==> flow/design.v <==
module ProcessingElement(
  input         clock,
  input         reset,
  input  [7:0]  io_price,
  output [10:0] io_agentIdx,
  output        io_rewardIn_ready,
  input         io_rewardIn_valid,
  input  [7:0]  io_rewardIn_bits_reward,
  input  [10:0] io_rewardIn_bits_idx,
  input         io_rewardIn_bits_last,
  input         io_PEResultOut_ready,
  output        io_PEResultOut_valid,
  output [7:0]  io_PEResultOut_bits_benefit,
  output [7:0]  io_PEResultOut_bits_oldPrice,
  output [10:0] io_PEResultOut_bits_id,
  output        io_PEResultOut_bits_last
);
  reg [7:0] s1_last;  
  reg [7:0] s1_reward;  
  reg [7:0] s1_idx;  
  reg  s1_valid;  
  reg [7:0] s2_price;  
  reg [7:0] s2_idx;  
  reg  s2_last;  
  reg  s2_valid;  
  reg [7:0] s2_reward;  
  reg [7:0] s3_benefit;  
  reg [7:0] s3_oldPrice;  
  reg  s3_valid;  
  reg [7:0] s3_last;  
  reg [7:0] s3_idx;  
  wire  stall = ~io_PEResultOut_ready;  
  wire  fire = io_rewardIn_ready & io_rewardIn_valid;  
  wire [10:0] _GEN_2 = fire ? io_rewardIn_bits_idx : {{3'd0}, s1_idx};  
  wire [8:0] _diff_T = {1'b0,$signed(s2_reward)};  
  wire [8:0] _diff_T_1 = {1'b0,$signed(s2_price)};  
  wire [8:0] diff = $signed(_diff_T) - $signed(_diff_T_1);  
  wire [10:0] _GEN_9 = ~stall ? _GEN_2 : {{3'd0}, s1_idx};  
  wire [7:0] _GEN_14 = ~stall ? s1_last : {{7'd0}, s2_last};  
  assign io_agentIdx = stall ? {3'd0, s1_idx} : io_rewardIn_bits_idx;
  assign io_rewardIn_ready = ~stall;  
  assign io_PEResultOut_valid = s3_valid;  
  assign io_PEResultOut_bits_benefit = s3_benefit;  
  assign io_PEResultOut_bits_oldPrice = s3_oldPrice;  
  assign io_PEResultOut_bits_id = {{3'd0}, s3_idx};  
  assign io_PEResultOut_bits_last = s3_last[0];  
  always @(posedge clock) begin
    if (reset) begin  
      s1_last <= 8'h0;  
    end else if (~stall) begin  
      if (fire) begin  
        s1_last <= {{7'd0}, io_rewardIn_bits_last};  
      end
    end
    if (reset) begin  
      s1_reward <= 8'h0;  
    end else if (~stall) begin  
      if (fire) begin  
        s1_reward <= io_rewardIn_bits_reward;  
      end
    end
    if (reset) begin  
      s1_idx <= 8'h0;  
    end else begin
      s1_idx <= _GEN_9[7:0];
    end
    if (reset) begin  
      s1_valid <= 1'h0;  
    end else if (~stall) begin  
      s1_valid <= fire;  
    end
    if (reset) begin  
      s2_price <= 8'h0;  
    end else if (~stall) begin  
      s2_price <= io_price;  
    end
    if (reset) begin  
      s2_idx <= 8'h0;  
    end else if (~stall) begin  
      s2_idx <= s1_idx;  
    end
    if (reset) begin  
      s2_last <= 1'h0;  
    end else begin
      s2_last <= _GEN_14[0];
    end
    if (reset) begin  
      s2_valid <= 1'h0;  
    end else if (~stall) begin  
      s2_valid <= s1_valid;  
    end
    if (reset) begin  
      s2_reward <= 8'h0;  
    end else if (~stall) begin  
      s2_reward <= s1_reward;  
    end
    if (reset) begin  
      s3_benefit <= 8'h0;  
    end else if (~stall) begin  
      if (diff[8]) begin  
        s3_benefit <= 8'h0;
      end else begin
        s3_benefit <= diff[7:0];
      end
    end
    if (reset) begin  
      s3_oldPrice <= 8'h0;  
    end else if (~stall) begin  
      s3_oldPrice <= s2_price;  
    end
    if (reset) begin  
      s3_valid <= 1'h0;  
    end else if (~stall) begin  
      s3_valid <= s2_valid;  
    end
    if (reset) begin  
      s3_last <= 8'h0;  
    end else if (~stall) begin  
      s3_last <= {{7'd0}, s2_last};  
    end
    if (reset) begin  
      s3_idx <= 8'h0;  
    end else if (~stall) begin  
      s3_idx <= s2_idx;  
    end
  end
endmodule
module SearchTask(
  input         clock,
  input         reset,
  output        io_benefitIn_0_ready,
  input         io_benefitIn_0_valid,
  input  [7:0]  io_benefitIn_0_bits_benefit,
  input  [7:0]  io_benefitIn_0_bits_oldPrice,
  input  [10:0] io_benefitIn_0_bits_id,
  input         io_benefitIn_0_bits_last,
  output        io_benefitIn_1_ready,
  input         io_benefitIn_1_valid,
  input  [7:0]  io_benefitIn_1_bits_benefit,
  input  [7:0]  io_benefitIn_1_bits_oldPrice,
  input  [10:0] io_benefitIn_1_bits_id,
  output        io_benefitIn_2_ready,
  input         io_benefitIn_2_valid,
  input  [7:0]  io_benefitIn_2_bits_benefit,
  input  [7:0]  io_benefitIn_2_bits_oldPrice,
  input  [10:0] io_benefitIn_2_bits_id,
  output        io_benefitIn_3_ready,
  input         io_benefitIn_3_valid,
  input  [7:0]  io_benefitIn_3_bits_benefit,
  input  [7:0]  io_benefitIn_3_bits_oldPrice,
  input  [10:0] io_benefitIn_3_bits_id,
  output        io_benefitIn_4_ready,
  input         io_benefitIn_4_valid,
  input  [7:0]  io_benefitIn_4_bits_benefit,
  input  [7:0]  io_benefitIn_4_bits_oldPrice,
  input  [10:0] io_benefitIn_4_bits_id,
  output        io_benefitIn_5_ready,
  input         io_benefitIn_5_valid,
  input  [7:0]  io_benefitIn_5_bits_benefit,
  input  [7:0]  io_benefitIn_5_bits_oldPrice,
  input  [10:0] io_benefitIn_5_bits_id,
  output        io_benefitIn_6_ready,
  input         io_benefitIn_6_valid,
  input  [7:0]  io_benefitIn_6_bits_benefit,
  input  [7:0]  io_benefitIn_6_bits_oldPrice,
  input  [10:0] io_benefitIn_6_bits_id,
  output        io_benefitIn_7_ready,
  input         io_benefitIn_7_valid,
  input  [7:0]  io_benefitIn_7_bits_benefit,
  input  [7:0]  io_benefitIn_7_bits_oldPrice,
  input  [10:0] io_benefitIn_7_bits_id,
  input         io_resultOut_ready,
  output        io_resultOut_valid,
  output [10:0] io_resultOut_bits_winner,
  output [7:0]  io_resultOut_bits_bid
);
  reg  s_valid_0;  
  reg  s_valid_1;  
  reg  s_valid_2;  
  reg  s_valid_3;  
  reg  s_last_0;  
  reg  s_last_1;  
  reg  s_last_2;  
  reg  s_last_3;  
  reg [7:0] compRegs_0_0_benefit;  
  reg [10:0] compRegs_0_0_id;  
  reg [7:0] compRegs_0_0_runningBid;  
  reg [7:0] compRegs_0_0_oldPrice;  
  reg [7:0] compRegs_0_1_benefit;  
  reg [10:0] compRegs_0_1_id;  
  reg [7:0] compRegs_0_1_runningBid;  
  reg [7:0] compRegs_0_1_oldPrice;  
  reg [7:0] compRegs_0_2_benefit;  
  reg [10:0] compRegs_0_2_id;  
  reg [7:0] compRegs_0_2_runningBid;  
  reg [7:0] compRegs_0_2_oldPrice;  
  reg [7:0] compRegs_0_3_benefit;  
  reg [10:0] compRegs_0_3_id;  
  reg [7:0] compRegs_0_3_runningBid;  
  reg [7:0] compRegs_0_3_oldPrice;  
  reg [7:0] compRegs_0_4_benefit;  
  reg [10:0] compRegs_0_4_id;  
  reg [7:0] compRegs_0_4_runningBid;  
  reg [7:0] compRegs_0_4_oldPrice;  
  reg [7:0] compRegs_0_5_benefit;  
  reg [10:0] compRegs_0_5_id;  
  reg [7:0] compRegs_0_5_runningBid;  
  reg [7:0] compRegs_0_5_oldPrice;  
  reg [7:0] compRegs_0_6_benefit;  
  reg [10:0] compRegs_0_6_id;  
  reg [7:0] compRegs_0_6_runningBid;  
  reg [7:0] compRegs_0_6_oldPrice;  
  reg [7:0] compRegs_0_7_benefit;  
  reg [10:0] compRegs_0_7_id;  
  reg [7:0] compRegs_0_7_runningBid;  
  reg [7:0] compRegs_0_7_oldPrice;  
  reg [7:0] compRegs_1_0_benefit;  
  reg [10:0] compRegs_1_0_id;  
  reg [7:0] compRegs_1_0_runningBid;  
  reg [7:0] compRegs_1_0_oldPrice;  
  reg [7:0] compRegs_1_1_benefit;  
  reg [10:0] compRegs_1_1_id;  
  reg [7:0] compRegs_1_1_runningBid;  
  reg [7:0] compRegs_1_1_oldPrice;  
  reg [7:0] compRegs_1_2_benefit;  
  reg [10:0] compRegs_1_2_id;  
  reg [7:0] compRegs_1_2_runningBid;  
  reg [7:0] compRegs_1_2_oldPrice;  
  reg [7:0] compRegs_1_3_benefit;  
  reg [10:0] compRegs_1_3_id;  
  reg [7:0] compRegs_1_3_runningBid;  
  reg [7:0] compRegs_1_3_oldPrice;  
  reg [7:0] compRegs_2_0_benefit;  
  reg [10:0] compRegs_2_0_id;  
  reg [7:0] compRegs_2_0_runningBid;  
  reg [7:0] compRegs_2_0_oldPrice;  
  reg [7:0] compRegs_2_1_benefit;  
  reg [10:0] compRegs_2_1_id;  
  reg [7:0] compRegs_2_1_runningBid;  
  reg [7:0] compRegs_2_1_oldPrice;  
  reg [7:0] compRegs_3_0_benefit;  
  reg [10:0] compRegs_3_0_id;  
  reg [7:0] compRegs_3_0_runningBid;  
  reg [7:0] compRegs_3_0_oldPrice;  
  reg [7:0] slast_runningWinner_benefit;  
  reg [10:0] slast_runningWinner_id;  
  reg [7:0] slast_runningWinner_runningBid;  
  reg [7:0] slast_runningWinner_oldPrice;  
  reg  slast_valid;  
  reg  slast_last;  
  wire  stall = ~io_resultOut_ready & slast_valid;  
  wire  _fire_T = io_benefitIn_0_ready & io_benefitIn_0_valid;  
  wire  _fire_T_1 = io_benefitIn_1_ready & io_benefitIn_1_valid;  
  wire  _fire_T_2 = io_benefitIn_2_ready & io_benefitIn_2_valid;  
  wire  _fire_T_3 = io_benefitIn_3_ready & io_benefitIn_3_valid;  
  wire  _fire_T_4 = io_benefitIn_4_ready & io_benefitIn_4_valid;  
  wire  _fire_T_5 = io_benefitIn_5_ready & io_benefitIn_5_valid;  
  wire  _fire_T_6 = io_benefitIn_6_ready & io_benefitIn_6_valid;  
  wire  _fire_T_7 = io_benefitIn_7_ready & io_benefitIn_7_valid;  
  wire  fire = _fire_T | _fire_T_1 | _fire_T_2 | _fire_T_3 | _fire_T_4 | _fire_T_5 | _fire_T_6 | _fire_T_7;  
  wire [7:0] hypoBid = compRegs_0_0_benefit - compRegs_0_1_benefit;  
  wire [7:0] hypoBid_1 = compRegs_0_1_benefit - compRegs_0_0_benefit;  
  wire [7:0] hypoBid_2 = compRegs_0_2_benefit - compRegs_0_3_benefit;  
  wire [7:0] hypoBid_3 = compRegs_0_3_benefit - compRegs_0_2_benefit;  
  wire [7:0] hypoBid_4 = compRegs_0_4_benefit - compRegs_0_5_benefit;  
  wire [7:0] hypoBid_5 = compRegs_0_5_benefit - compRegs_0_4_benefit;  
  wire [7:0] hypoBid_6 = compRegs_0_6_benefit - compRegs_0_7_benefit;  
  wire [7:0] hypoBid_7 = compRegs_0_7_benefit - compRegs_0_6_benefit;  
  wire [7:0] hypoBid_8 = compRegs_1_0_benefit - compRegs_1_1_benefit;  
  wire [7:0] hypoBid_9 = compRegs_1_1_benefit - compRegs_1_0_benefit;  
  wire [7:0] hypoBid_10 = compRegs_1_2_benefit - compRegs_1_3_benefit;  
  wire [7:0] hypoBid_11 = compRegs_1_3_benefit - compRegs_1_2_benefit;  
  wire [7:0] hypoBid_12 = compRegs_2_0_benefit - compRegs_2_1_benefit;  
  wire [7:0] hypoBid_13 = compRegs_2_1_benefit - compRegs_2_0_benefit;  
  wire [7:0] hypoBid_14 = compRegs_3_0_benefit - slast_runningWinner_benefit;  
  wire [7:0] _slast_runningWinner_runningBid_T_1 = hypoBid_14 < compRegs_3_0_runningBid ? hypoBid_14 :
    compRegs_3_0_runningBid;  
  wire [7:0] hypoBid_15 = slast_runningWinner_benefit - compRegs_3_0_benefit;  
  wire [7:0] _slast_runningWinner_runningBid_T_3 = hypoBid_15 < slast_runningWinner_runningBid ? hypoBid_15 :
    slast_runningWinner_runningBid;  
  wire [7:0] _io_resultOut_bits_bid_T_1 = slast_runningWinner_oldPrice + 8'h1;  
  wire [7:0] _io_resultOut_bits_bid_T_3 = slast_runningWinner_runningBid + slast_runningWinner_oldPrice;  
  wire [7:0] _GEN_152 = slast_runningWinner_benefit == 8'h0 ? 8'h0 : _io_resultOut_bits_bid_T_3;  
  assign io_benefitIn_0_ready = ~stall;  
  assign io_benefitIn_1_ready = ~stall;  
  assign io_benefitIn_2_ready = ~stall;  
  assign io_benefitIn_3_ready = ~stall;  
  assign io_benefitIn_4_ready = ~stall;  
  assign io_benefitIn_5_ready = ~stall;  
  assign io_benefitIn_6_ready = ~stall;  
  assign io_benefitIn_7_ready = ~stall;  
  assign io_resultOut_valid = slast_valid & slast_last;  
  assign io_resultOut_bits_winner = slast_runningWinner_id;  
  assign io_resultOut_bits_bid = slast_runningWinner_runningBid == 8'h0 & slast_runningWinner_benefit > 8'h0 ?
    _io_resultOut_bits_bid_T_1 : _GEN_152;  
  always @(posedge clock) begin
    if (reset) begin  
      s_valid_0 <= 1'h0;  
    end else if (~stall) begin  
      s_valid_0 <= fire;  
    end
    if (reset) begin  
      s_valid_1 <= 1'h0;  
    end else if (~stall) begin  
      s_valid_1 <= s_valid_0;  
    end
    if (reset) begin  
      s_valid_2 <= 1'h0;  
    end else if (~stall) begin  
      s_valid_2 <= s_valid_1;  
    end
    if (reset) begin  
      s_valid_3 <= 1'h0;  
    end else if (~stall) begin  
      s_valid_3 <= s_valid_2;  
    end
    if (reset) begin  
      s_last_0 <= 1'h0;  
    end else if (~stall) begin  
      if (fire) begin  
        s_last_0 <= io_benefitIn_0_bits_last;  
      end
    end
    if (reset) begin  
      s_last_1 <= 1'h0;  
    end else if (~stall) begin  
      s_last_1 <= s_last_0;  
    end
    if (reset) begin  
      s_last_2 <= 1'h0;  
    end else if (~stall) begin  
      s_last_2 <= s_last_1;  
    end
    if (reset) begin  
      s_last_3 <= 1'h0;  
    end else if (~stall) begin  
      s_last_3 <= s_last_2;  
    end
    if (reset) begin  
      compRegs_0_0_benefit <= 8'h0;  
    end else if (~stall) begin  
      if (fire) begin  
        if (_fire_T) begin  
          compRegs_0_0_benefit <= io_benefitIn_0_bits_benefit;  
        end else begin
          compRegs_0_0_benefit <= 8'h0;  
        end
      end
    end
    if (reset) begin  
      compRegs_0_0_id <= 11'h0;  
    end else if (~stall) begin  
      if (fire) begin  
        compRegs_0_0_id <= io_benefitIn_0_bits_id;  
      end
    end
    if (reset) begin  
      compRegs_0_0_runningBid <= 8'h0;  
    end else if (~stall) begin  
      if (fire) begin  
        compRegs_0_0_runningBid <= 8'hff;  
      end
    end
    if (reset) begin  
      compRegs_0_0_oldPrice <= 8'h0;  
    end else if (~stall) begin  
      if (fire) begin  
        compRegs_0_0_oldPrice <= io_benefitIn_0_bits_oldPrice;  
      end
    end
    if (reset) begin  
      compRegs_0_1_benefit <= 8'h0;  
    end else if (~stall) begin  
      if (fire) begin  
        if (_fire_T_1) begin  
          compRegs_0_1_benefit <= io_benefitIn_1_bits_benefit;  
        end else begin
          compRegs_0_1_benefit <= 8'h0;  
        end
      end
    end
    if (reset) begin  
      compRegs_0_1_id <= 11'h0;  
    end else if (~stall) begin  
      if (fire) begin  
        compRegs_0_1_id <= io_benefitIn_1_bits_id;  
      end
    end
    if (reset) begin  
      compRegs_0_1_runningBid <= 8'h0;  
    end else if (~stall) begin  
      if (fire) begin  
        compRegs_0_1_runningBid <= 8'hff;  
      end
    end
    if (reset) begin  
      compRegs_0_1_oldPrice <= 8'h0;  
    end else if (~stall) begin  
      if (fire) begin  
        compRegs_0_1_oldPrice <= io_benefitIn_1_bits_oldPrice;  
      end
    end
    if (reset) begin  
      compRegs_0_2_benefit <= 8'h0;  
    end else if (~stall) begin  
      if (fire) begin  
        if (_fire_T_2) begin  
          compRegs_0_2_benefit <= io_benefitIn_2_bits_benefit;  
        end else begin
          compRegs_0_2_benefit <= 8'h0;  
        end
      end
    end
    if (reset) begin  
      compRegs_0_2_id <= 11'h0;  
    end else if (~stall) begin  
      if (fire) begin  
        compRegs_0_2_id <= io_benefitIn_2_bits_id;  
      end
    end
    if (reset) begin  
      compRegs_0_2_runningBid <= 8'h0;  
    end else if (~stall) begin  
      if (fire) begin  
        compRegs_0_2_runningBid <= 8'hff;  
      end
    end
    if (reset) begin  
      compRegs_0_2_oldPrice <= 8'h0;  
    end else if (~stall) begin  
      if (fire) begin  
        compRegs_0_2_oldPrice <= io_benefitIn_2_bits_oldPrice;  
      end
    end
    if (reset) begin  
      compRegs_0_3_benefit <= 8'h0;  
    end else if (~stall) begin  
      if (fire) begin  
        if (_fire_T_3) begin  
          compRegs_0_3_benefit <= io_benefitIn_3_bits_benefit;  
        end else begin
          compRegs_0_3_benefit <= 8'h0;  
        end
      end
    end
    if (reset) begin  
      compRegs_0_3_id <= 11'h0;  
    end else if (~stall) begin  
      if (fire) begin  
        compRegs_0_3_id <= io_benefitIn_3_bits_id;  
      end
    end
    if (reset) begin  
      compRegs_0_3_runningBid <= 8'h0;  
    end else if (~stall) begin  
      if (fire) begin  
        compRegs_0_3_runningBid <= 8'hff;  
      end
    end
    if (reset) begin  
      compRegs_0_3_oldPrice <= 8'h0;  
    end else if (~stall) begin  
      if (fire) begin  
        compRegs_0_3_oldPrice <= io_benefitIn_3_bits_oldPrice;  
      end
    end
    if (reset) begin  
      compRegs_0_4_benefit <= 8'h0;  
    end else if (~stall) begin  
      if (fire) begin  
        if (_fire_T_4) begin  
          compRegs_0_4_benefit <= io_benefitIn_4_bits_benefit;  
        end else begin
          compRegs_0_4_benefit <= 8'h0;  
        end
      end
    end
    if (reset) begin  
      compRegs_0_4_id <= 11'h0;  
    end else if (~stall) begin  
      if (fire) begin  
        compRegs_0_4_id <= io_benefitIn_4_bits_id;  
      end
    end
    if (reset) begin  
      compRegs_0_4_runningBid <= 8'h0;  
    end else if (~stall) begin  
      if (fire) begin  
        compRegs_0_4_runningBid <= 8'hff;  
      end
    end
    if (reset) begin  
      compRegs_0_4_oldPrice <= 8'h0;  
    end else if (~stall) begin  
      if (fire) begin  
        compRegs_0_4_oldPrice <= io_benefitIn_4_bits_oldPrice;  
      end
    end
    if (reset) begin  
      compRegs_0_5_benefit <= 8'h0;  
    end else if (~stall) begin  
      if (fire) begin  
        if (_fire_T_5) begin  
          compRegs_0_5_benefit <= io_benefitIn_5_bits_benefit;  
        end else begin
          compRegs_0_5_benefit <= 8'h0;  
        end
      end
    end
    if (reset) begin  
      compRegs_0_5_id <= 11'h0;  
    end else if (~stall) begin  
      if (fire) begin  
        compRegs_0_5_id <= io_benefitIn_5_bits_id;  
      end
    end
    if (reset) begin  
      compRegs_0_5_runningBid <= 8'h0;  
    end else if (~stall) begin  
      if (fire) begin  
        compRegs_0_5_runningBid <= 8'hff;  
      end
    end
    if (reset) begin  
      compRegs_0_5_oldPrice <= 8'h0;  
    end else if (~stall) begin  
      if (fire) begin  
        compRegs_0_5_oldPrice <= io_benefitIn_5_bits_oldPrice;  
      end
    end
    if (reset) begin  
      compRegs_0_6_benefit <= 8'h0;  
    end else if (~stall) begin  
      if (fire) begin  
        if (_fire_T_6) begin  
          compRegs_0_6_benefit <= io_benefitIn_6_bits_benefit;  
        end else begin
          compRegs_0_6_benefit <= 8'h0;  
        end
      end
    end
    if (reset) begin  
      compRegs_0_6_id <= 11'h0;  
    end else if (~stall) begin  
      if (fire) begin  
        compRegs_0_6_id <= io_benefitIn_6_bits_id;  
      end
    end
    if (reset) begin  
      compRegs_0_6_runningBid <= 8'h0;  
    end else if (~stall) begin  
      if (fire) begin  
        compRegs_0_6_runningBid <= 8'hff;  
      end
    end
    if (reset) begin  
      compRegs_0_6_oldPrice <= 8'h0;  
    end else if (~stall) begin  
      if (fire) begin  
        compRegs_0_6_oldPrice <= io_benefitIn_6_bits_oldPrice;  
      end
    end
    if (reset) begin  
      compRegs_0_7_benefit <= 8'h0;  
    end else if (~stall) begin  
      if (fire) begin  
        if (_fire_T_7) begin  
          compRegs_0_7_benefit <= io_benefitIn_7_bits_benefit;  
        end else begin
          compRegs_0_7_benefit <= 8'h0;  
        end
      end
    end
    if (reset) begin  
      compRegs_0_7_id <= 11'h0;  
    end else if (~stall) begin  
      if (fire) begin  
        compRegs_0_7_id <= io_benefitIn_7_bits_id;  
      end
    end
    if (reset) begin  
      compRegs_0_7_runningBid <= 8'h0;  
    end else if (~stall) begin  
      if (fire) begin  
        compRegs_0_7_runningBid <= 8'hff;  
      end
    end
    if (reset) begin  
      compRegs_0_7_oldPrice <= 8'h0;  
    end else if (~stall) begin  
      if (fire) begin  
        compRegs_0_7_oldPrice <= io_benefitIn_7_bits_oldPrice;  
      end
    end
    if (reset) begin  
      compRegs_1_0_benefit <= 8'h0;  
    end else if (~stall) begin  
      if (compRegs_0_0_benefit >= compRegs_0_1_benefit) begin  
        compRegs_1_0_benefit <= compRegs_0_0_benefit;  
      end else begin
        compRegs_1_0_benefit <= compRegs_0_1_benefit;  
      end
    end
    if (reset) begin  
      compRegs_1_0_id <= 11'h0;  
    end else if (~stall) begin  
      if (compRegs_0_0_benefit >= compRegs_0_1_benefit) begin  
        compRegs_1_0_id <= compRegs_0_0_id;  
      end else begin
        compRegs_1_0_id <= compRegs_0_1_id;  
      end
    end
    if (reset) begin  
      compRegs_1_0_runningBid <= 8'h0;  
    end else if (~stall) begin  
      if (compRegs_0_0_benefit >= compRegs_0_1_benefit) begin  
        if (hypoBid < compRegs_0_0_runningBid) begin  
          compRegs_1_0_runningBid <= hypoBid;
        end else begin
          compRegs_1_0_runningBid <= compRegs_0_0_runningBid;
        end
      end else if (hypoBid_1 < compRegs_0_1_runningBid) begin  
        compRegs_1_0_runningBid <= hypoBid_1;
      end else begin
        compRegs_1_0_runningBid <= compRegs_0_1_runningBid;
      end
    end
    if (reset) begin  
      compRegs_1_0_oldPrice <= 8'h0;  
    end else if (~stall) begin  
      if (compRegs_0_0_benefit >= compRegs_0_1_benefit) begin  
        compRegs_1_0_oldPrice <= compRegs_0_0_oldPrice;  
      end else begin
        compRegs_1_0_oldPrice <= compRegs_0_1_oldPrice;  
      end
    end
    if (reset) begin  
      compRegs_1_1_benefit <= 8'h0;  
    end else if (~stall) begin  
      if (compRegs_0_2_benefit >= compRegs_0_3_benefit) begin  
        compRegs_1_1_benefit <= compRegs_0_2_benefit;  
      end else begin
        compRegs_1_1_benefit <= compRegs_0_3_benefit;  
      end
    end
    if (reset) begin  
      compRegs_1_1_id <= 11'h0;  
    end else if (~stall) begin  
      if (compRegs_0_2_benefit >= compRegs_0_3_benefit) begin  
        compRegs_1_1_id <= compRegs_0_2_id;  
      end else begin
        compRegs_1_1_id <= compRegs_0_3_id;  
      end
    end
    if (reset) begin  
      compRegs_1_1_runningBid <= 8'h0;  
    end else if (~stall) begin  
      if (compRegs_0_2_benefit >= compRegs_0_3_benefit) begin  
        if (hypoBid_2 < compRegs_0_2_runningBid) begin  
          compRegs_1_1_runningBid <= hypoBid_2;
        end else begin
          compRegs_1_1_runningBid <= compRegs_0_2_runningBid;
        end
      end else if (hypoBid_3 < compRegs_0_3_runningBid) begin  
        compRegs_1_1_runningBid <= hypoBid_3;
      end else begin
        compRegs_1_1_runningBid <= compRegs_0_3_runningBid;
      end
    end
    if (reset) begin  
      compRegs_1_1_oldPrice <= 8'h0;  
    end else if (~stall) begin  
      if (compRegs_0_2_benefit >= compRegs_0_3_benefit) begin  
        compRegs_1_1_oldPrice <= compRegs_0_2_oldPrice;  
      end else begin
        compRegs_1_1_oldPrice <= compRegs_0_3_oldPrice;  
      end
    end
    if (reset) begin  
      compRegs_1_2_benefit <= 8'h0;  
    end else if (~stall) begin  
      if (compRegs_0_4_benefit >= compRegs_0_5_benefit) begin  
        compRegs_1_2_benefit <= compRegs_0_4_benefit;  
      end else begin
        compRegs_1_2_benefit <= compRegs_0_5_benefit;  
      end
    end
    if (reset) begin  
      compRegs_1_2_id <= 11'h0;  
    end else if (~stall) begin  
      if (compRegs_0_4_benefit >= compRegs_0_5_benefit) begin  
        compRegs_1_2_id <= compRegs_0_4_id;  
      end else begin
        compRegs_1_2_id <= compRegs_0_5_id;  
      end
    end
    if (reset) begin  
      compRegs_1_2_runningBid <= 8'h0;  
    end else if (~stall) begin  
      if (compRegs_0_4_benefit >= compRegs_0_5_benefit) begin  
        if (hypoBid_4 < compRegs_0_4_runningBid) begin  
          compRegs_1_2_runningBid <= hypoBid_4;
        end else begin
          compRegs_1_2_runningBid <= compRegs_0_4_runningBid;
        end
      end else if (hypoBid_5 < compRegs_0_5_runningBid) begin  
        compRegs_1_2_runningBid <= hypoBid_5;
      end else begin
        compRegs_1_2_runningBid <= compRegs_0_5_runningBid;
      end
    end
    if (reset) begin  
      compRegs_1_2_oldPrice <= 8'h0;  
    end else if (~stall) begin  
      if (compRegs_0_4_benefit >= compRegs_0_5_benefit) begin  
        compRegs_1_2_oldPrice <= compRegs_0_4_oldPrice;  
      end else begin
        compRegs_1_2_oldPrice <= compRegs_0_5_oldPrice;  
      end
    end
    if (reset) begin  
      compRegs_1_3_benefit <= 8'h0;  
    end else if (~stall) begin  
      if (compRegs_0_6_benefit >= compRegs_0_7_benefit) begin  
        compRegs_1_3_benefit <= compRegs_0_6_benefit;  
      end else begin
        compRegs_1_3_benefit <= compRegs_0_7_benefit;  
      end
    end
    if (reset) begin  
      compRegs_1_3_id <= 11'h0;  
    end else if (~stall) begin  
      if (compRegs_0_6_benefit >= compRegs_0_7_benefit) begin  
        compRegs_1_3_id <= compRegs_0_6_id;  
      end else begin
        compRegs_1_3_id <= compRegs_0_7_id;  
      end
    end
    if (reset) begin  
      compRegs_1_3_runningBid <= 8'h0;  
    end else if (~stall) begin  
      if (compRegs_0_6_benefit >= compRegs_0_7_benefit) begin  
        if (hypoBid_6 < compRegs_0_6_runningBid) begin  
          compRegs_1_3_runningBid <= hypoBid_6;
        end else begin
          compRegs_1_3_runningBid <= compRegs_0_6_runningBid;
        end
      end else if (hypoBid_7 < compRegs_0_7_runningBid) begin  
        compRegs_1_3_runningBid <= hypoBid_7;
      end else begin
        compRegs_1_3_runningBid <= compRegs_0_7_runningBid;
      end
    end
    if (reset) begin  
      compRegs_1_3_oldPrice <= 8'h0;  
    end else if (~stall) begin  
      if (compRegs_0_6_benefit >= compRegs_0_7_benefit) begin  
        compRegs_1_3_oldPrice <= compRegs_0_6_oldPrice;  
      end else begin
        compRegs_1_3_oldPrice <= compRegs_0_7_oldPrice;  
      end
    end
    if (reset) begin  
      compRegs_2_0_benefit <= 8'h0;  
    end else if (~stall) begin  
      if (compRegs_1_0_benefit >= compRegs_1_1_benefit) begin  
        compRegs_2_0_benefit <= compRegs_1_0_benefit;  
      end else begin
        compRegs_2_0_benefit <= compRegs_1_1_benefit;  
      end
    end
    if (reset) begin  
      compRegs_2_0_id <= 11'h0;  
    end else if (~stall) begin  
      if (compRegs_1_0_benefit >= compRegs_1_1_benefit) begin  
        compRegs_2_0_id <= compRegs_1_0_id;  
      end else begin
        compRegs_2_0_id <= compRegs_1_1_id;  
      end
    end
    if (reset) begin  
      compRegs_2_0_runningBid <= 8'h0;  
    end else if (~stall) begin  
      if (compRegs_1_0_benefit >= compRegs_1_1_benefit) begin  
        if (hypoBid_8 < compRegs_1_0_runningBid) begin  
          compRegs_2_0_runningBid <= hypoBid_8;
        end else begin
          compRegs_2_0_runningBid <= compRegs_1_0_runningBid;
        end
      end else if (hypoBid_9 < compRegs_1_1_runningBid) begin  
        compRegs_2_0_runningBid <= hypoBid_9;
      end else begin
        compRegs_2_0_runningBid <= compRegs_1_1_runningBid;
      end
    end
    if (reset) begin  
      compRegs_2_0_oldPrice <= 8'h0;  
    end else if (~stall) begin  
      if (compRegs_1_0_benefit >= compRegs_1_1_benefit) begin  
        compRegs_2_0_oldPrice <= compRegs_1_0_oldPrice;  
      end else begin
        compRegs_2_0_oldPrice <= compRegs_1_1_oldPrice;  
      end
    end
    if (reset) begin  
      compRegs_2_1_benefit <= 8'h0;  
    end else if (~stall) begin  
      if (compRegs_1_2_benefit >= compRegs_1_3_benefit) begin  
        compRegs_2_1_benefit <= compRegs_1_2_benefit;  
      end else begin
        compRegs_2_1_benefit <= compRegs_1_3_benefit;  
      end
    end
    if (reset) begin  
      compRegs_2_1_id <= 11'h0;  
    end else if (~stall) begin  
      if (compRegs_1_2_benefit >= compRegs_1_3_benefit) begin  
        compRegs_2_1_id <= compRegs_1_2_id;  
      end else begin
        compRegs_2_1_id <= compRegs_1_3_id;  
      end
    end
    if (reset) begin  
      compRegs_2_1_runningBid <= 8'h0;  
    end else if (~stall) begin  
      if (compRegs_1_2_benefit >= compRegs_1_3_benefit) begin  
        if (hypoBid_10 < compRegs_1_2_runningBid) begin  
          compRegs_2_1_runningBid <= hypoBid_10;
        end else begin
          compRegs_2_1_runningBid <= compRegs_1_2_runningBid;
        end
      end else if (hypoBid_11 < compRegs_1_3_runningBid) begin  
        compRegs_2_1_runningBid <= hypoBid_11;
      end else begin
        compRegs_2_1_runningBid <= compRegs_1_3_runningBid;
      end
    end
    if (reset) begin  
      compRegs_2_1_oldPrice <= 8'h0;  
    end else if (~stall) begin  
      if (compRegs_1_2_benefit >= compRegs_1_3_benefit) begin  
        compRegs_2_1_oldPrice <= compRegs_1_2_oldPrice;  
      end else begin
        compRegs_2_1_oldPrice <= compRegs_1_3_oldPrice;  
      end
    end
    if (reset) begin  
      compRegs_3_0_benefit <= 8'h0;  
    end else if (~stall) begin  
      if (compRegs_2_0_benefit >= compRegs_2_1_benefit) begin  
        compRegs_3_0_benefit <= compRegs_2_0_benefit;  
      end else begin
        compRegs_3_0_benefit <= compRegs_2_1_benefit;  
      end
    end
    if (reset) begin  
      compRegs_3_0_id <= 11'h0;  
    end else if (~stall) begin  
      if (compRegs_2_0_benefit >= compRegs_2_1_benefit) begin  
        compRegs_3_0_id <= compRegs_2_0_id;  
      end else begin
        compRegs_3_0_id <= compRegs_2_1_id;  
      end
    end
    if (reset) begin  
      compRegs_3_0_runningBid <= 8'h0;  
    end else if (~stall) begin  
      if (compRegs_2_0_benefit >= compRegs_2_1_benefit) begin  
        if (hypoBid_12 < compRegs_2_0_runningBid) begin  
          compRegs_3_0_runningBid <= hypoBid_12;
        end else begin
          compRegs_3_0_runningBid <= compRegs_2_0_runningBid;
        end
      end else if (hypoBid_13 < compRegs_2_1_runningBid) begin  
        compRegs_3_0_runningBid <= hypoBid_13;
      end else begin
        compRegs_3_0_runningBid <= compRegs_2_1_runningBid;
      end
    end
    if (reset) begin  
      compRegs_3_0_oldPrice <= 8'h0;  
    end else if (~stall) begin  
      if (compRegs_2_0_benefit >= compRegs_2_1_benefit) begin  
        compRegs_3_0_oldPrice <= compRegs_2_0_oldPrice;  
      end else begin
        compRegs_3_0_oldPrice <= compRegs_2_1_oldPrice;  
      end
    end
    if (reset) begin  
      slast_runningWinner_benefit <= 8'h0;  
    end else if (~stall) begin  
      if (slast_last | ~slast_valid) begin  
        slast_runningWinner_benefit <= compRegs_3_0_benefit;  
      end else if (compRegs_3_0_benefit > slast_runningWinner_benefit) begin  
        slast_runningWinner_benefit <= compRegs_3_0_benefit;  
      end
    end
    if (reset) begin  
      slast_runningWinner_id <= 11'h0;  
    end else if (~stall) begin  
      if (slast_last | ~slast_valid) begin  
        slast_runningWinner_id <= compRegs_3_0_id;  
      end else if (compRegs_3_0_benefit > slast_runningWinner_benefit) begin  
        slast_runningWinner_id <= compRegs_3_0_id;  
      end
    end
    if (reset) begin  
      slast_runningWinner_runningBid <= 8'h0;  
    end else if (~stall) begin  
      if (slast_last | ~slast_valid) begin  
        slast_runningWinner_runningBid <= compRegs_3_0_runningBid;  
      end else if (compRegs_3_0_benefit > slast_runningWinner_benefit) begin  
        slast_runningWinner_runningBid <= _slast_runningWinner_runningBid_T_1;  
      end else begin
        slast_runningWinner_runningBid <= _slast_runningWinner_runningBid_T_3;  
      end
    end
    if (reset) begin  
      slast_runningWinner_oldPrice <= 8'h0;  
    end else if (~stall) begin  
      if (slast_last | ~slast_valid) begin  
        slast_runningWinner_oldPrice <= compRegs_3_0_oldPrice;  
      end else if (compRegs_3_0_benefit > slast_runningWinner_benefit) begin  
        slast_runningWinner_oldPrice <= compRegs_3_0_oldPrice;  
      end
    end
    if (reset) begin  
      slast_valid <= 1'h0;  
    end else if (~stall) begin  
      slast_valid <= s_valid_3;  
    end
    if (reset) begin  
      slast_last <= 1'h0;  
    end else if (~stall) begin  
      slast_last <= s_last_3;  
    end
  end
endmodule
module AuctionSearch(
  input         clock,
  input         reset,
  output        io_rewardIn_0_ready,
  input         io_rewardIn_0_valid,
  input  [7:0]  io_rewardIn_0_reward,
  input  [10:0] io_rewardIn_0_idx,
  input         io_rewardIn_0_last,
  output [10:0] io_agentIdx_0,
  input  [7:0]  io_price_0,
  output        io_rewardIn_1_ready,
  input         io_rewardIn_1_valid,
  input  [7:0]  io_rewardIn_1_reward,
  input  [10:0] io_rewardIn_1_idx,
  output [10:0] io_agentIdx_1,
  input  [7:0]  io_price_1,
  output        io_rewardIn_2_ready,
  input         io_rewardIn_2_valid,
  input  [7:0]  io_rewardIn_2_reward,
  input  [10:0] io_rewardIn_2_idx,
  output [10:0] io_agentIdx_2,
  input  [7:0]  io_price_2,
  output        io_rewardIn_3_ready,
  input         io_rewardIn_3_valid,
  input  [7:0]  io_rewardIn_3_reward,
  input  [10:0] io_rewardIn_3_idx,
  output [10:0] io_agentIdx_3,
  input  [7:0]  io_price_3,
  output        io_rewardIn_4_ready,
  input         io_rewardIn_4_valid,
  input  [7:0]  io_rewardIn_4_reward,
  input  [10:0] io_rewardIn_4_idx,
  output [10:0] io_agentIdx_4,
  input  [7:0]  io_price_4,
  output        io_rewardIn_5_ready,
  input         io_rewardIn_5_valid,
  input  [7:0]  io_rewardIn_5_reward,
  input  [10:0] io_rewardIn_5_idx,
  output [10:0] io_agentIdx_5,
  input  [7:0]  io_price_5,
  output        io_rewardIn_6_ready,
  input         io_rewardIn_6_valid,
  input  [7:0]  io_rewardIn_6_reward,
  input  [10:0] io_rewardIn_6_idx,
  output [10:0] io_agentIdx_6,
  input  [7:0]  io_price_6,
  output        io_rewardIn_7_ready,
  input         io_rewardIn_7_valid,
  input  [7:0]  io_rewardIn_7_reward,
  input  [10:0] io_rewardIn_7_idx,
  output [10:0] io_agentIdx_7,
  input  [7:0]  io_price_7,
  input         io_resultOut_ready,
  output        io_resultOut_valid,
  output [10:0] io_resultOut_winner,
  output [7:0]  io_resultOut_bid
);
  wire        pe0_valid;
  wire [7:0]  pe0_benefit;
  wire [7:0]  pe0_oldPrice;
  wire [10:0] pe0_id;
  wire        pe0_last;
  wire        pe0_ready;
  wire        pe1_valid;
  wire [7:0]  pe1_benefit;
  wire [7:0]  pe1_oldPrice;
  wire [10:0] pe1_id;
  wire        pe1_last;
  wire        pe1_ready;
  wire        pe2_valid;
  wire [7:0]  pe2_benefit;
  wire [7:0]  pe2_oldPrice;
  wire [10:0] pe2_id;
  wire        pe2_last;
  wire        pe2_ready;
  wire        pe3_valid;
  wire [7:0]  pe3_benefit;
  wire [7:0]  pe3_oldPrice;
  wire [10:0] pe3_id;
  wire        pe3_last;
  wire        pe3_ready;
  wire        pe4_valid;
  wire [7:0]  pe4_benefit;
  wire [7:0]  pe4_oldPrice;
  wire [10:0] pe4_id;
  wire        pe4_last;
  wire        pe4_ready;
  wire        pe5_valid;
  wire [7:0]  pe5_benefit;
  wire [7:0]  pe5_oldPrice;
  wire [10:0] pe5_id;
  wire        pe5_last;
  wire        pe5_ready;
  wire        pe6_valid;
  wire [7:0]  pe6_benefit;
  wire [7:0]  pe6_oldPrice;
  wire [10:0] pe6_id;
  wire        pe6_last;
  wire        pe6_ready;
  wire        pe7_valid;
  wire [7:0]  pe7_benefit;
  wire [7:0]  pe7_oldPrice;
  wire [10:0] pe7_id;
  wire        pe7_last;
  wire        pe7_ready;
  ProcessingElement pes_0 (
    .clock(clock),
    .reset(reset),
    .io_price(io_price_0),
    .io_agentIdx(io_agentIdx_0),
    .io_rewardIn_ready(io_rewardIn_0_ready),
    .io_rewardIn_valid(io_rewardIn_0_valid),
    .io_rewardIn_bits_reward(io_rewardIn_0_reward),
    .io_rewardIn_bits_idx(io_rewardIn_0_idx),
    .io_rewardIn_bits_last(io_rewardIn_0_last),
    .io_PEResultOut_ready(pe0_ready),
    .io_PEResultOut_valid(pe0_valid),
    .io_PEResultOut_bits_benefit(pe0_benefit),
    .io_PEResultOut_bits_oldPrice(pe0_oldPrice),
    .io_PEResultOut_bits_id(pe0_id),
    .io_PEResultOut_bits_last(pe0_last)
  );
  ProcessingElement pes_1 (
    .clock(clock),
    .reset(reset),
    .io_price(io_price_1),
    .io_agentIdx(io_agentIdx_1),
    .io_rewardIn_ready(io_rewardIn_1_ready),
    .io_rewardIn_valid(io_rewardIn_1_valid),
    .io_rewardIn_bits_reward(io_rewardIn_1_reward),
    .io_rewardIn_bits_idx(io_rewardIn_1_idx),
    .io_rewardIn_bits_last(1'b0),
    .io_PEResultOut_ready(pe1_ready),
    .io_PEResultOut_valid(pe1_valid),
    .io_PEResultOut_bits_benefit(pe1_benefit),
    .io_PEResultOut_bits_oldPrice(pe1_oldPrice),
    .io_PEResultOut_bits_id(pe1_id),
    .io_PEResultOut_bits_last(pe1_last)
  );
  ProcessingElement pes_2 (
    .clock(clock),
    .reset(reset),
    .io_price(io_price_2),
    .io_agentIdx(io_agentIdx_2),
    .io_rewardIn_ready(io_rewardIn_2_ready),
    .io_rewardIn_valid(io_rewardIn_2_valid),
    .io_rewardIn_bits_reward(io_rewardIn_2_reward),
    .io_rewardIn_bits_idx(io_rewardIn_2_idx),
    .io_rewardIn_bits_last(1'b0),
    .io_PEResultOut_ready(pe2_ready),
    .io_PEResultOut_valid(pe2_valid),
    .io_PEResultOut_bits_benefit(pe2_benefit),
    .io_PEResultOut_bits_oldPrice(pe2_oldPrice),
    .io_PEResultOut_bits_id(pe2_id),
    .io_PEResultOut_bits_last(pe2_last)
  );
  ProcessingElement pes_3 (
    .clock(clock),
    .reset(reset),
    .io_price(io_price_3),
    .io_agentIdx(io_agentIdx_3),
    .io_rewardIn_ready(io_rewardIn_3_ready),
    .io_rewardIn_valid(io_rewardIn_3_valid),
    .io_rewardIn_bits_reward(io_rewardIn_3_reward),
    .io_rewardIn_bits_idx(io_rewardIn_3_idx),
    .io_rewardIn_bits_last(1'b0),
    .io_PEResultOut_ready(pe3_ready),
    .io_PEResultOut_valid(pe3_valid),
    .io_PEResultOut_bits_benefit(pe3_benefit),
    .io_PEResultOut_bits_oldPrice(pe3_oldPrice),
    .io_PEResultOut_bits_id(pe3_id),
    .io_PEResultOut_bits_last(pe3_last)
  );
  ProcessingElement pes_4 (
    .clock(clock),
    .reset(reset),
    .io_price(io_price_4),
    .io_agentIdx(io_agentIdx_4),
    .io_rewardIn_ready(io_rewardIn_4_ready),
    .io_rewardIn_valid(io_rewardIn_4_valid),
    .io_rewardIn_bits_reward(io_rewardIn_4_reward),
    .io_rewardIn_bits_idx(io_rewardIn_4_idx),
    .io_rewardIn_bits_last(1'b0),
    .io_PEResultOut_ready(pe4_ready),
    .io_PEResultOut_valid(pe4_valid),
    .io_PEResultOut_bits_benefit(pe4_benefit),
    .io_PEResultOut_bits_oldPrice(pe4_oldPrice),
    .io_PEResultOut_bits_id(pe4_id),
    .io_PEResultOut_bits_last(pe4_last)
  );
  ProcessingElement pes_5 (
    .clock(clock),
    .reset(reset),
    .io_price(io_price_5),
    .io_agentIdx(io_agentIdx_5),
    .io_rewardIn_ready(io_rewardIn_5_ready),
    .io_rewardIn_valid(io_rewardIn_5_valid),
    .io_rewardIn_bits_reward(io_rewardIn_5_reward),
    .io_rewardIn_bits_idx(io_rewardIn_5_idx),
    .io_rewardIn_bits_last(1'b0),
    .io_PEResultOut_ready(pe5_ready),
    .io_PEResultOut_valid(pe5_valid),
    .io_PEResultOut_bits_benefit(pe5_benefit),
    .io_PEResultOut_bits_oldPrice(pe5_oldPrice),
    .io_PEResultOut_bits_id(pe5_id),
    .io_PEResultOut_bits_last(pe5_last)
  );
  ProcessingElement pes_6 (
    .clock(clock),
    .reset(reset),
    .io_price(io_price_6),
    .io_agentIdx(io_agentIdx_6),
    .io_rewardIn_ready(io_rewardIn_6_ready),
    .io_rewardIn_valid(io_rewardIn_6_valid),
    .io_rewardIn_bits_reward(io_rewardIn_6_reward),
    .io_rewardIn_bits_idx(io_rewardIn_6_idx),
    .io_rewardIn_bits_last(1'b0),
    .io_PEResultOut_ready(pe6_ready),
    .io_PEResultOut_valid(pe6_valid),
    .io_PEResultOut_bits_benefit(pe6_benefit),
    .io_PEResultOut_bits_oldPrice(pe6_oldPrice),
    .io_PEResultOut_bits_id(pe6_id),
    .io_PEResultOut_bits_last(pe6_last)
  );
  ProcessingElement pes_7 (
    .clock(clock),
    .reset(reset),
    .io_price(io_price_7),
    .io_agentIdx(io_agentIdx_7),
    .io_rewardIn_ready(io_rewardIn_7_ready),
    .io_rewardIn_valid(io_rewardIn_7_valid),
    .io_rewardIn_bits_reward(io_rewardIn_7_reward),
    .io_rewardIn_bits_idx(io_rewardIn_7_idx),
    .io_rewardIn_bits_last(1'b0),
    .io_PEResultOut_ready(pe7_ready),
    .io_PEResultOut_valid(pe7_valid),
    .io_PEResultOut_bits_benefit(pe7_benefit),
    .io_PEResultOut_bits_oldPrice(pe7_oldPrice),
    .io_PEResultOut_bits_id(pe7_id),
    .io_PEResultOut_bits_last(pe7_last)
  );
  SearchTask search (
    .clock(clock),
    .reset(reset),
    .io_benefitIn_0_ready(pe0_ready),
    .io_benefitIn_0_valid(pe0_valid),
    .io_benefitIn_0_bits_benefit(pe0_benefit),
    .io_benefitIn_0_bits_oldPrice(pe0_oldPrice),
    .io_benefitIn_0_bits_id(pe0_id),
    .io_benefitIn_0_bits_last(pe0_last),
    .io_benefitIn_1_ready(pe1_ready),
    .io_benefitIn_1_valid(pe1_valid),
    .io_benefitIn_1_bits_benefit(pe1_benefit),
    .io_benefitIn_1_bits_oldPrice(pe1_oldPrice),
    .io_benefitIn_1_bits_id(pe1_id),
    .io_benefitIn_2_ready(pe2_ready),
    .io_benefitIn_2_valid(pe2_valid),
    .io_benefitIn_2_bits_benefit(pe2_benefit),
    .io_benefitIn_2_bits_oldPrice(pe2_oldPrice),
    .io_benefitIn_2_bits_id(pe2_id),
    .io_benefitIn_3_ready(pe3_ready),
    .io_benefitIn_3_valid(pe3_valid),
    .io_benefitIn_3_bits_benefit(pe3_benefit),
    .io_benefitIn_3_bits_oldPrice(pe3_oldPrice),
    .io_benefitIn_3_bits_id(pe3_id),
    .io_benefitIn_4_ready(pe4_ready),
    .io_benefitIn_4_valid(pe4_valid),
    .io_benefitIn_4_bits_benefit(pe4_benefit),
    .io_benefitIn_4_bits_oldPrice(pe4_oldPrice),
    .io_benefitIn_4_bits_id(pe4_id),
    .io_benefitIn_5_ready(pe5_ready),
    .io_benefitIn_5_valid(pe5_valid),
    .io_benefitIn_5_bits_benefit(pe5_benefit),
    .io_benefitIn_5_bits_oldPrice(pe5_oldPrice),
    .io_benefitIn_5_bits_id(pe5_id),
    .io_benefitIn_6_ready(pe6_ready),
    .io_benefitIn_6_valid(pe6_valid),
    .io_benefitIn_6_bits_benefit(pe6_benefit),
    .io_benefitIn_6_bits_oldPrice(pe6_oldPrice),
    .io_benefitIn_6_bits_id(pe6_id),
    .io_benefitIn_7_ready(pe7_ready),
    .io_benefitIn_7_valid(pe7_valid),
    .io_benefitIn_7_bits_benefit(pe7_benefit),
    .io_benefitIn_7_bits_oldPrice(pe7_oldPrice),
    .io_benefitIn_7_bits_id(pe7_id),
    .io_resultOut_ready(io_resultOut_ready),
    .io_resultOut_valid(io_resultOut_valid),
    .io_resultOut_bits_winner(io_resultOut_winner),
    .io_resultOut_bits_bid(io_resultOut_bid)
  );
endmodule
# Step by step through the tools: AuctionSearch
# Tool output for the design above, in the order of the flow.
# Lines are those of the file above, counted from 1.
# Operators carry their Yosys type and port widths (W data, S select, Z words).
# Cell names lack the library's common part.
# The mark n/a stands for no value.
# setup
top_module	AuctionSearch
clock_port	clock
lib	sky130hd
corner	tt_025C_1v80

# Word level
# Yosys after proc, flatten, opt, wreduce and memory -nomap, before mapping. Memory bits, and registers merged into a memory's read port (data or address), are not among the register bits. Print and check cells are not counted. Equal cells are merged and count once.
# word_totals
reg_bits	1022
latchBits	0
ramBits	0
romBits	0
clocked_rd_ports_x_width	0
mem_count	0
in_bits	228
output_inout_bits	116
# classes
addsub	26
mul	0
div_mod_pow	0
compare	25
n_eq	0
n_shift	0
muxes	78
n_logic	30
reduce_and_logical	15
# ops
cell	count
$mux W8	65
$mux W11	13
$sub A8 B8 Y8	16
$lt A8 B8 Y1	16
$sub A8 B8 Y9	8
$ge A8 B8 Y1	7
$reduce_and A2 Y1	11
$and A1 B1 Y1	19
$logic_not A8 Y1	2
$or A1 B1 Y1	8
$add A8 B1 Y8 const B	1
$gt A8 B1 Y1 const B	1
$add A8 B8 Y8	1
$gt A8 B8 Y1	1
$not A1 Y1	3
$reduce_bool A3 Y1	1
$reduce_bool A2 Y1	1

# Depth
# Depth = most cells in a row (Yosys ltp): at word level without a register or memory, in the mapped netlist without a sequential cell, where the memories' decode and read muxes count.
# depth
word_depth	12
ABC_AREA	1
mapped_depth	24
mapped_depth_nobuf	23

# After synthesis
# The flow's flattened synthesis, as Yosys stat reports it; memories are mapped. The netlist is that of the ABC_AREA named above (0 if unset); the other value can give another one.
# Totals and module areas in this step are rounded.
# by_type
cell	count
dfxtp_1	998
nand2_1	1497
o21ai_0	944
ha_1	304
a21oi_1	747
inv_1	917
nand3_1	469
nor2_1	591
o21bai_1	122
clkbuf_1	228
o211ai_1	78
buf_2	106
fa_1	25
nand4_1	58
xor2_1	31
buf_4	32
a21o_1	30
buf_6	13
# Other cell types: 17; their cells: 114.
# synth_totals
mapped_cells	7304
synth_area_um2	51000
ff_cells	998

# Timing after synthesis
# Source: OpenSTA report_checks on the synthesized netlist (no wires, ideal clock, input and output delay 20% of the period each), path of least setup slack; recovery checks are left aside. Register names are those of the netlist, which keeps one name where synthesis merged equal registers.
# synth_path
kind	input-to-output
from	input io_resultOut_ready
to	output (no name shown)
clock_period_ps	4000
launch_ps	800
t_arrival_ps	2129
required_time_ps	3200
path_slack_ps	1071
path_delay_ps	1329
path_stages	6
period_less_setup_slack_ps	2929
# "path_delay_ps" = arrival - input delay + setup time.
# A path that ends at an output port has no setup time.
# "path_stages" counts driving pins, that of a launching flip-flop among them; a cell with two outputs on the path counts twice.
# "period_less_setup_slack_ps" is the clock period less the worst setup slack; recovery checks do not enter. This is arithmetic on one report: input and output delays are still those of the set period (20% each).
# The rows between start and end are the longest chain of elaborated cells between them; the timing report does not say that the signal goes this way. Where chains are equally long, one stands for them.
# A line is the first line of the expression or statement that the cell stems from. Yosys adds cells for indexed reads and writes and turns some case tables into memories.
# synth_between
cell_sequence	or2_4 > buf_6 > buf_2 > clkbuf_1 > clkbuf_1 > buf_4
elab_chain_len	3
# synth_lines
element	line	rtl
start: declaration	991	input         io_resultOut_ready,
$not A1 Y1	251	wire  stall = ~io_resultOut_ready & slast_valid;
$and A1 B1 Y1	251
$not A1 Y1	285	assign io_benefitIn_1_ready = ~stall;
end: declaration	949

# Worst path after layout
# From the final timing report of flow run 1: the path of least setup slack in the routed layout; clock arrival at registers is part of the times.
# The report prints the path's times to 10 ps; the period is as set.
# layout_path
kind	reg-to-output
from	register search.slast_valid
to	output io_agentIdx_0[0]
clock_period_ps	3530
launch_ps	710
t_arrival_ps	2520
required_time_ps	2820
path_slack_ps	300
path_stages	8
# The rows between start and end are the longest chain of elaborated cells between them; the timing report does not say that the signal goes this way. Where chains are equally long, one stands for them.
# layout_between
cell_sequence	dfxtp_2 > inv_2 > or2_4 > buf_16 > buf_16 > buf_4 > o21ai_0 > clkdlybuf4s15_1
elab_chain_len	2
# layout_lines
element	line	rtl
start: declaration	249	reg  slast_valid;
start: assignment	928	slast_valid <= 1'h0;
start: assignment	930	slast_valid <= s_valid_3;
$and A1 B1 Y1	251	wire  stall = ~io_resultOut_ready & slast_valid;
$mux W11	40
end: declaration	947	output [10:0] io_agentIdx_0,

# Measured data: module AuctionSearch, platform sky130hd, 4 stored runs of the flow under differing settings, order arbitrary. Input and output delays are each 20% of the period that was set; the output load is 0.01 pF.
# "achieved_period_ps" is the run's clock period less its worst setup slack. It is reckoned from that one timing run; input and output delays stay at 20% of the period that was set.
# By "critical_path_time_ps" is meant the share of the clock period that the worst setup path is allowed (20% is reserved at inputs, 20% at outputs), minus its slack. Clock arrival times at its registers enter into it.
# By "fin_power_uw" is meant OpenSTA's value without simulated activity: inputs other than the clock are taken to toggle once in ten clock periods, and the tool carries that through the logic.
# "critical_path_time_ps" is given in steps of 10 ps.
# The measured numbers are rounded.
# Settings: . = not set for that run.
setting or result,flow run 1,flow run 2,flow run 3,flow run 4
ABC_AREA,1,1,1,1
CAP_MARGIN,5,5,20,5
CELL_PAD_IN_SITES_DETAIL_PLACEMENT,2,.,1,.
CORE_ASPECT_RATIO,0.56,0.56,.,0.56
CORE_MARGIN,4,4,6,4
CORE_UTILIZATION,26,26,33,26
CTS_CLUSTER_DIAMETER,237,.,.,237
CTS_CLUSTER_SIZE,65,95,55,95
GPL_ROUTABILITY_DRIVEN,1,1,0,1
MAX_ROUTING_LAYER,met5,met4,.,met5
MIN_ROUTING_LAYER,met1,met1,met2,met1
PLACE_DENSITY_LB_ADDON,0.18,0.18,.,0.18
SETUP_SLACK_MARGIN,0.9,0.9,0.68,0.9
SLEW_MARGIN,0,20,20,0
TNS_END_PERCENT,80,80,45,80
period_ns,3.53,3.53,6.78,3.53
HOLD_SLACK_MARGIN,.,-0.04,.,.
CELL_PAD_IN_SITES_GLOBAL_PLACEMENT,.,.,1,.
GPL_TIMING_DRIVEN,.,.,0,.
PLACE_DENSITY,.,.,0.39,.
die_footprint_um2,200000,200000,160000,200000
fin_ws_ps,300,450,570,230
fin_power_uw,25000,32000,17000,25000
achieved_period_ps,3227,3081,6213,3295
synthesis_area_um2,51000,51000,51000,51000
post_route_util_pct,32,34,40,32
fin_tns_ps,0,0,0,0
critical_path_time_ps,2520,2370,3500,2590
worst_setup_path_type,reg-to-output,reg-to-output,input-to-output,reg-to-output
layout_stdcell_area_um2,62000,66000,61000,62000
